==> flow/design.v <==
`timescale 1ns/10ps
module ELA(clk, rst, ready, in_data, data_rd, req, wen, addr, data_wr, done);
	input					clk;
	input					rst;
	input					ready;
	input			[7:0]	in_data;
	input			[7:0]	data_rd;
	output	reg				req;
	output	reg				wen;
	output	reg		[12:0]	addr;
	output	reg		[7:0]	data_wr;
	output	reg				done;
reg					[7:0]	S_buffer	[127:0];
reg					[7:0]	L_buffer	[2:0];
reg					[8:0]	result;
reg					[2:0]	control;
reg					[7:0]	timer_s;
wire				[8:0]	d11;
wire				[8:0]	d22;
wire				[8:0]	d33;
wire				[7:0]	d1;
wire				[7:0]	d2;
wire				[7:0]	d3;
assign 				d11 = (L_buffer[2] - S_buffer[0]);
assign				d22 = (L_buffer[1] - S_buffer[1]);
assign				d33 = (L_buffer[0] - S_buffer[2]);
assign 				d1 = d11[8] ? -d11[7:0] : d11[7:0];
assign				d2 = d22[8] ? -d22[7:0] : d22[7:0];
assign				d3 = d33[8] ? -d33[7:0] : d33[7:0];
reg					[1:0]	min;
reg         		[2:0]	state;
reg         		[2:0]	next_state;
parameter   		Rowf      	= 3'd0;
parameter   		comp      	= 3'd1;
parameter   		read       	= 3'd2;
parameter   		fish       	= 3'd3;
parameter   		stop        = 3'd4;
integer 			i;
always @(posedge clk or posedge rst)
begin
	if (rst)
	begin
		timer_s <= 8'd0;
	end
	else if ((control == 3'd0 && timer_s == 8'd130) || (control == 3'd1 && timer_s == 8'd131) ||(control == 3'd2 && timer_s == 8'd128) || control == 3'd4)
	begin
		timer_s <= 8'd0;
	end
	else
	begin
		timer_s <= timer_s + 8'd1;
	end
end
always @(posedge clk or posedge rst)
begin
	if (rst)
	begin
		req <= 1'd0;
	end
	else if (timer_s == 8'd0 && !(control == 3'd2) && !(control == 3'd4))
	begin
		req <= 1'd1;
	end
	else
	begin
		req <= 1'd0;
	end
end
always @(posedge clk)
begin
	if (rst)
	begin
	end
	else if ((control == 3'd0 && timer_s >= 8'd129) || (control == 3'd1 && timer_s == 8'd0) || (control == 3'd2 && timer_s == 8'd128))
	begin
	end
	else if (control == 3'd2)
	begin
		S_buffer[0] <= S_buffer[127];
		for(i=1; i<128; i=i+1)
		begin
			S_buffer[i] <= S_buffer[i-1];
		end
	end
	else if (timer_s <= 8'd128)
	begin
		S_buffer[0] <= in_data;
		for(i=1; i<128; i=i+1)
		begin
			S_buffer[i] <= S_buffer[i-1];
		end
	end
end
always @(posedge clk or posedge rst) 
begin
	if (rst) 
	begin
		L_buffer[0] <= 8'd0;
		L_buffer[2] <= 8'd0;
		L_buffer[1] <= 8'd0;
	end
	else if ((control == 3'd0 && timer_s >= 8'd129) || (control == 3'd1 && timer_s == 8'd0) || (control == 3'd2 && timer_s == 8'd128))
	begin
		L_buffer[0] <= L_buffer[0];
		L_buffer[2] <= L_buffer[2];
		L_buffer[1] <= L_buffer[1];
	end
	else if (control == 3'd2)
	begin
		L_buffer[0] <= L_buffer[2];
		L_buffer[2] <= L_buffer[1];
		L_buffer[1] <= L_buffer[0];
	end
	else if (timer_s <= 8'd128)
	begin
		L_buffer[0] <= S_buffer[127];
		L_buffer[2] <= L_buffer[1];
		L_buffer[1] <= L_buffer[0];
	end
end
always @(*)
begin
	if (timer_s == 8'd3)
	begin
		min = 2'd2;
	end
	else if ((d1 == d3) && (d2 == d3))
	begin
		min = 2'd0;
	end
	else if (d1 <= d3)
	begin
		if (d2 <= d1)
		begin
			min = 2'd2;
		end
		else 
		begin
			min = 2'd1;
		end
	end
	else 
	begin
		if (d2 <= d3)
		begin
			min = 2'd2;
		end
		else 
		begin
			min = 2'd3;
		end
	end
end
always @(posedge clk or posedge rst)
begin
	if (rst) 
	begin
		result <= 9'd0;
	end
	else if (control == 3'd1)
	begin
		if (timer_s == 8'd130)
		begin
			result <= ((S_buffer[0] + L_buffer[0]) >> 1);
		end
		else
		begin
			case(min)
			2'd0: result <= ((S_buffer[0] + (S_buffer[1] * 2) + S_buffer[2] + L_buffer[0] + (L_buffer[1] * 2) + L_buffer[2]) / 8);
			2'd1: result <= ((S_buffer[0] + L_buffer[2]) >> 1);
			2'd2: result <= ((S_buffer[1] + L_buffer[1]) >> 1);
			2'd3: result <= ((S_buffer[2] + L_buffer[0]) >> 1);
			endcase
		end
	end
end
always @(posedge clk or posedge rst)
 begin
	if (rst) 
	begin
		wen <= 1'd0;
	end
	else if (control == 3'd3 || control == 3'd4)
	begin
		wen <= 1'd0;
	end
	else
	begin
		wen <= 1'd1;
	end
end
always @(posedge clk or posedge rst) 
begin
	if (rst) 
	begin
		addr <= 13'd0;
	end
	else if((control == 3'd0 && timer_s <= 8'd2) || (control == 3'd1 && timer_s <= 8'd4) || control == 3'd4)
	begin
		addr <= addr;
	end
	else 
	begin
		addr <= addr + 13'd1;	
	end
end
always @(posedge clk or posedge rst) 
begin
	if (rst) 
	begin
		data_wr <= 8'd0;
	end
	else if (control == 3'd0)
	begin
		data_wr <= S_buffer[0];
	end
	else if (control == 3'd1)
	begin
		data_wr <= result;
	end
	else
	begin
		data_wr <= S_buffer[127];
	end
end
always @(posedge clk or posedge rst) 
begin
	if (rst) 
	begin
		done <= 1'd0;
	end
	else if (control == 3'd3) 
	begin
		done <= 1'd1;
	end
end
always @(posedge clk or posedge rst)
begin
    if (rst)	state <= stop;
    else 		state <= next_state;
end
always @(*) 
begin
    case(state)
    	stop:
    	begin
    		if(ready == 1'b0) next_state = stop;
    		else              next_state = Rowf;
    	end
    	Rowf :
    	begin
    		if(timer_s == 8'd130) next_state = comp;
    		else                 next_state = Rowf;
    	end
    	comp :
    	begin
    		if(timer_s == 8'd131) next_state = read;
    		else                 next_state = comp;
    	end
    	read :
    	begin
    		if(addr == 13'd8062)      next_state = fish;
    		else if(timer_s == 8'd128)next_state = comp;
    		else                     next_state = read;
    	end
    	fish : next_state = fish;
    	default : next_state = stop;
    endcase
end
always @(*) 
begin
    case(state)
    	Rowf : control = 3'd0;
    	comp : control = 3'd1;
    	read : control = 3'd2;
    	fish : control = 3'd3;
    	stop : control = 3'd4;
    	default : control = 3'd4;
    endcase
end
endmodule
Reports on ELA
Tool output for the design above, in the order of the flow.
Lines are those of the file above, counted from 1.
Operators: Yosys type, input widths -> output width; for muxes data width and select width s.
Cell names lack the library's common part.
Not given: n/a

inputs
  design top = ELA
  clock = clk
  library = sky130hd
  timing corner = tt_025C_1v80

Elaborated design
Yosys after proc, flatten, opt, wreduce and memory -nomap, before mapping. Print and check cells are not counted. Equal cells are merged and count once.

cells by class
  bitwise logic cells = 2
  multiplexer cells = 284
  $add $sub $neg = 17
  magnitude comparators = 7
  multipliers = 0
  equal/unequal tests = 18
  div/mod/pow operators = 0
  reductions and logical operators = 27
  shift operators = 0

operators with widths
  operator               count
  $mux 8                 269
  $add 8x8->9            4
  $pmux 8 s4             1
  $sub 8x8->9            3
  $le 8x8->1             3
  $eq 8x8->1 const B     3
  $neg 8->8              3
  $add 11x8->11          2
  $eq 8x8->1             2
  $pmux 3 s5             1
  $mux 2                 7
  $add 13x1->13 const B  1
  $eq 13x13->1 const B   1
  $eq 3x2->1 const B     4
  $pmux 3 s4             1
  $add 10x8->11          1
  $add 11x9->11          1
  $logic_and 1x1->1      10
  $add 8x9->10           1
  $logic_or 1x1->1       8
  $add 8x1->8 const B    1
  $le 8x2->1 const B     1
  $eq 8x2->1 const B     1
  $le 8x3->1 const B     1
  $ge 8x8->1 const B     1
  $le 8x8->1 const B     1
  $logic_not 8->1        1
  $eq 3x1->1 const B     2

Other operator kinds: 12; their cells: 20.

word-level totals
  memories kept = 0
  memory bits (writable) = 0
  bits of input ports = 19
  word width x clocked read ports = 0
  bits in registers = 1091
  bits in latches = 0
  memory bits (read-only) = 0

Depth
Yosys ltp: most cells in a row. Word level: on the elaborated netlist, between registers, memories and ports. Mapped: between sequential cells and ports; inverters and the memories' decode and read muxes count.

logic depth
  depth in word-level cells = 11
  ABC_AREA = 0
  mapped depth = 23
  mapped depth without buffers = 22

Synthesis result
The flow's flattened synthesis, as Yosys stat reports it; memories are mapped. The netlist is that of the ABC_AREA named above (0 if unset); the other value can give another one.

cells by type
  cell type  count  total area (sq um)
  edfxtp_1   1024   3.07E+04
  dfrtp_1    68     1.7E+03
  ha_1       96     1.2E+03
  fa_1       38     760.73
  xnor2_1    47     411.645
  a21oi_1    63     315.302
  inv_1      79     296.534
  nor2_1     78     292.781
  xor2_1     30     262.752
  mux2_2     19     213.955
  o21ai_0    39     195.187
  nand2_1    43     161.405
  o21bai_1   17     127.622
  mux2i_1    11     110.106
  nand2b_1   16     100.096
  a22oi_1    13     97.594
  nand3_1    17     85.082
  nand4_1    12     75.072

Not listed: further types 65, cells in them 186.

mapped netlist
  flip-flops = 1093
  cells in the netlist = 1896
  buffers = 26
  chip area (Yosys) = 38577.0 sq um

Timing after synthesis
Source: OpenSTA report_checks on the synthesized netlist (no wires, ideal clock, input and output delay 20% of the period each), path of least setup slack; recovery checks are left aside. Register names are those of the netlist, which keeps one name where synthesis merged equal registers.

timing path after synthesis
  kind = input to register
  from = input port rst
  to = register S_buffer[0][0]
  buffers on the path = 0
  period = 10.0 ns
  path delay = 26.059 ns
  time at the first pin = 2.000 ns
  external input delay = 2.000 ns
  data arrival time = 26.534 ns
  path slack = -18.059 ns
  stages = 2
  synthesis period reached = 28.059 ns

"path delay" = arrival - input delay + setup time.
"stages" counts driving pins, that of a launching flip-flop among them; a cell with two outputs on the path counts twice.
"synthesis period reached" = period - worst setup slack (recovery checks aside). The figure is calculated, with input and output delays left at 20% of the set period.
Between the ends stands the longest chain of elaborated cells between them, by number of cells; it is not shown to be the way that was timed. Of several equally long chains one is given.
Each line given opens the expression or statement behind the cell; cells for indexed reads and writes are added by Yosys, which also makes memories of some case tables.

on the way, after synthesis
  path through = inv_1 -> and2_1
  cells in the longest elaborated chain = 2
  elaborated cells between the ends (all ways) = 2
  source lines of those cells = 0
  those cells by class = logic (1); reduce/logical (1)

ends and longest elaborated chain, after synthesis
  item                line  text
  start: declaration  4     input rst;
  $not 1->1           n/a
  $reduce_and 3->1    n/a
  end: assignment     79    S_buffer[0] <= S_buffer[127];
  end: assignment     87    S_buffer[0] <= in_data;
  end: declaration    13    reg [7:0] S_buffer [127:0];

Timing after layout
Path of least setup slack in the final report of run B (OpenROAD, finished layout, wires in). Where an end is a register, its clock arrival counts in the times.

timing path after layout
  kind = register to register
  from = register S_buffer[0][0]
  to = register result[4]
  buffers on the path = 0
  time at the first pin = 0.66 ns
  data arrival time = 7.08 ns
  stages = 21
  period = 10.8 ns
  path slack = 4.25 ns

Between the ends stands the longest chain of elaborated cells between them, by number of cells; it is not shown to be the way that was timed. Of several equally long chains one is given.
A register here has more assigning lines than the two given.

on the way, after layout
  path through = edfxtp_1 -> ha_1 -> fa_1 -> nand2b_4 -> a211oi_1 -> o21ai_0 -> a31oi_1 -> nand2b_1 -> o21ai_0 -> xor2_1 -> xnor2_1 -> inv_1 -> ha_1 -> nand4_1 -> a21oi_1 -> o21ai_0 -> a21oi_2 -> o32ai_1 -> nor2_1 -> a221oi_1 -> o21ai_1
  cells in the longest elaborated chain = 11
  elaborated cells between the ends (all ways) = 24
  source lines of those cells = 11
  those cells by class = add/sub (9); compare (2); eq/ne (4); mux (7); reduce/logical (2)

ends and longest elaborated chain, after layout
  item                line  text
  start: declaration  13    reg [7:0] S_buffer [127:0];
  start: assignment   79    S_buffer[0] <= S_buffer[127];
  start: assignment   87    S_buffer[0] <= in_data;
  $sub 8x8->9         24    assign d11 = (L_buffer[2] - S_buffer[0]);
  $neg 8->8           27    assign d1 = d11[8] ? -d11[7:0] : d11[7:0];
  $mux 8              27
  $le 8x8->1          133   if (d2 <= d1)
  $mux 2              133
  $mux 2              131   else if (d1 <= d3)
  $mux 2              127   else if ((d1 == d3) && (d2 == d3))
  $mux 2              123   if (timer_s == 8'd3)
  $eq 2x2->1          168   case(min)
  $pmux 8 s4          168
  $mux 8              162   if (timer_s == 8'd130)
  end: assignment     164   result <= ((S_buffer[0] + L_buffer[0]) >> 1);
  end: assignment     169   2'd0: result <= ((S_buffer[0] + (S_buffer[1] * 2) + S_buffer[2] + L_buffer[0] + (L_buffer[1] * 2) + L_buffer[2 ...

Add stored flow runs of ELA

Settings and measured results of 3 stored flow runs for module ELA (sky130hd), not sorted in any way. The constraints put input and output delay at 20% of the set period each and load the outputs with 0.01 pF.
"achieved clock period": clock period set for the run, less the worst setup slack. It is reckoned from that one timing run; input and output delays stay at 20% of the period that was set.
"worst setup path time" means the part of the period allowed to the worst setup path (the constraints hold back 20% at inputs and 20% at outputs) less its slack; where the path has registers, the arrival times of their clocks count too.
By "power" is meant OpenSTA's value without simulated activity: inputs other than the clock are taken to toggle once in ten clock periods, and the tool carries that through the logic.

Run A
==> flow/run.sh <==
#!/bin/bash
# the make line also repeats the synthesis and layout settings of config.mk as NAME=value (left out here)
make -C /OpenROAD-flow-scripts/flow DESIGN_CONFIG=/design/flow/config.mk WORK_HOME=/design/flow/orfs CLKGATE_MAP_FILE= finish
==> flow/config.mk <==
export PLATFORM = sky130hd
export DESIGN_NAME = ELA
export DESIGN_NICKNAME = ELA
export VERILOG_FILES = /design/flow/design.v
export SDC_FILE = /design/flow/constraint.sdc
export NUM_CORES = 4
export LEC_CHECK = 0
export CAP_MARGIN = 35
export CELL_PAD_IN_SITES_DETAIL_PLACEMENT = 2
export CORE_MARGIN = 2
export CORE_UTILIZATION = 47
export CTS_CLUSTER_SIZE = 20
export GPL_ROUTABILITY_DRIVEN = 0
export HOLD_SLACK_MARGIN = 0.2
export MIN_ROUTING_LAYER = met1
export SETUP_SLACK_MARGIN = 0.5
export SLEW_MARGIN = 20
==> flow/constraint.sdc <==
create_clock -name core_clock -period 10.0 [get_ports {clk}]
set_input_delay 2.0000 -clock core_clock [delete_from_list [all_inputs] [get_ports {clk}]]
set_output_delay 2.0000 -clock core_clock [all_outputs]
set_load 0.01 [all_outputs]

==> results of run A <==
did not finish, placement stopped with DPL-0033

Run B
==> flow/run.sh <==
#!/bin/bash
# the make line also repeats the synthesis and layout settings of config.mk as NAME=value (left out here)
make -C /OpenROAD-flow-scripts/flow DESIGN_CONFIG=/design/flow/config.mk WORK_HOME=/design/flow/orfs CLKGATE_MAP_FILE= finish
==> flow/config.mk <==
export PLATFORM = sky130hd
export DESIGN_NAME = ELA
export DESIGN_NICKNAME = ELA
export VERILOG_FILES = /design/flow/design.v
export SDC_FILE = /design/flow/constraint.sdc
export NUM_CORES = 4
export LEC_CHECK = 0
export CAP_MARGIN = 20
export CELL_PAD_IN_SITES_DETAIL_PLACEMENT = 1
export CORE_ASPECT_RATIO = 1.78
export CORE_MARGIN = 2
export CORE_UTILIZATION = 40
export CTS_CLUSTER_SIZE = 85
export GPL_ROUTABILITY_DRIVEN = 0
export GPL_TIMING_DRIVEN = 0
export HOLD_SLACK_MARGIN = 0.15
export MAX_ROUTING_LAYER = met4
export MIN_ROUTING_LAYER = met1
export SLEW_MARGIN = 5
export TNS_END_PERCENT = 90
==> flow/constraint.sdc <==
create_clock -name core_clock -period 10.8 [get_ports {clk}]
set_input_delay 2.1600 -clock core_clock [delete_from_list [all_inputs] [get_ports {clk}]]
set_output_delay 2.1600 -clock core_clock [all_outputs]
set_load 0.01 [all_outputs]

==> results of run B <==
chip area after synthesis (Yosys): 38577.0 sq um
die area: 99046.8 sq um
standard-cell area of the final layout: 44003.5 sq um
utilization: 45.8 %
worst setup slack after layout: 4.252 ns
total negative slack: 0.000 ns
worst hold slack: 0.405 ns
power: 8.651 mW
achieved clock period: 6.548 ns
worst setup path time: 6.55 ns
worst setup path kind: register to register

Run C
==> flow/run.sh <==
#!/bin/bash
# the make line also repeats the synthesis and layout settings of config.mk as NAME=value (left out here)
make -C /OpenROAD-flow-scripts/flow DESIGN_CONFIG=/design/flow/config.mk WORK_HOME=/design/flow/orfs CLKGATE_MAP_FILE= finish
==> flow/config.mk <==
export PLATFORM = sky130hd
export DESIGN_NAME = ELA
export DESIGN_NICKNAME = ELA
export VERILOG_FILES = /design/flow/design.v
export SDC_FILE = /design/flow/constraint.sdc
export NUM_CORES = 4
export LEC_CHECK = 0
export CAP_MARGIN = 20
export CORE_MARGIN = 2
export CORE_UTILIZATION = 17
export SLEW_MARGIN = 20
==> flow/constraint.sdc <==
create_clock -name core_clock -period 6.15 [get_ports {clk}]
set_input_delay 1.2300 -clock core_clock [delete_from_list [all_inputs] [get_ports {clk}]]
set_output_delay 1.2300 -clock core_clock [all_outputs]
set_load 0.01 [all_outputs]

==> results of run C <==
chip area after synthesis (Yosys): 38577.0 sq um
die area: 230751.0 sq um
standard-cell area of the final layout: 46303.2 sq um
utilization: 20.6 %
worst setup slack after layout: 0.729 ns
total negative slack: 0.000 ns
worst hold slack: 0.397 ns
power: 15.347 mW
achieved clock period: 5.421 ns
worst setup path time: 5.42 ns
worst setup path kind: register to register
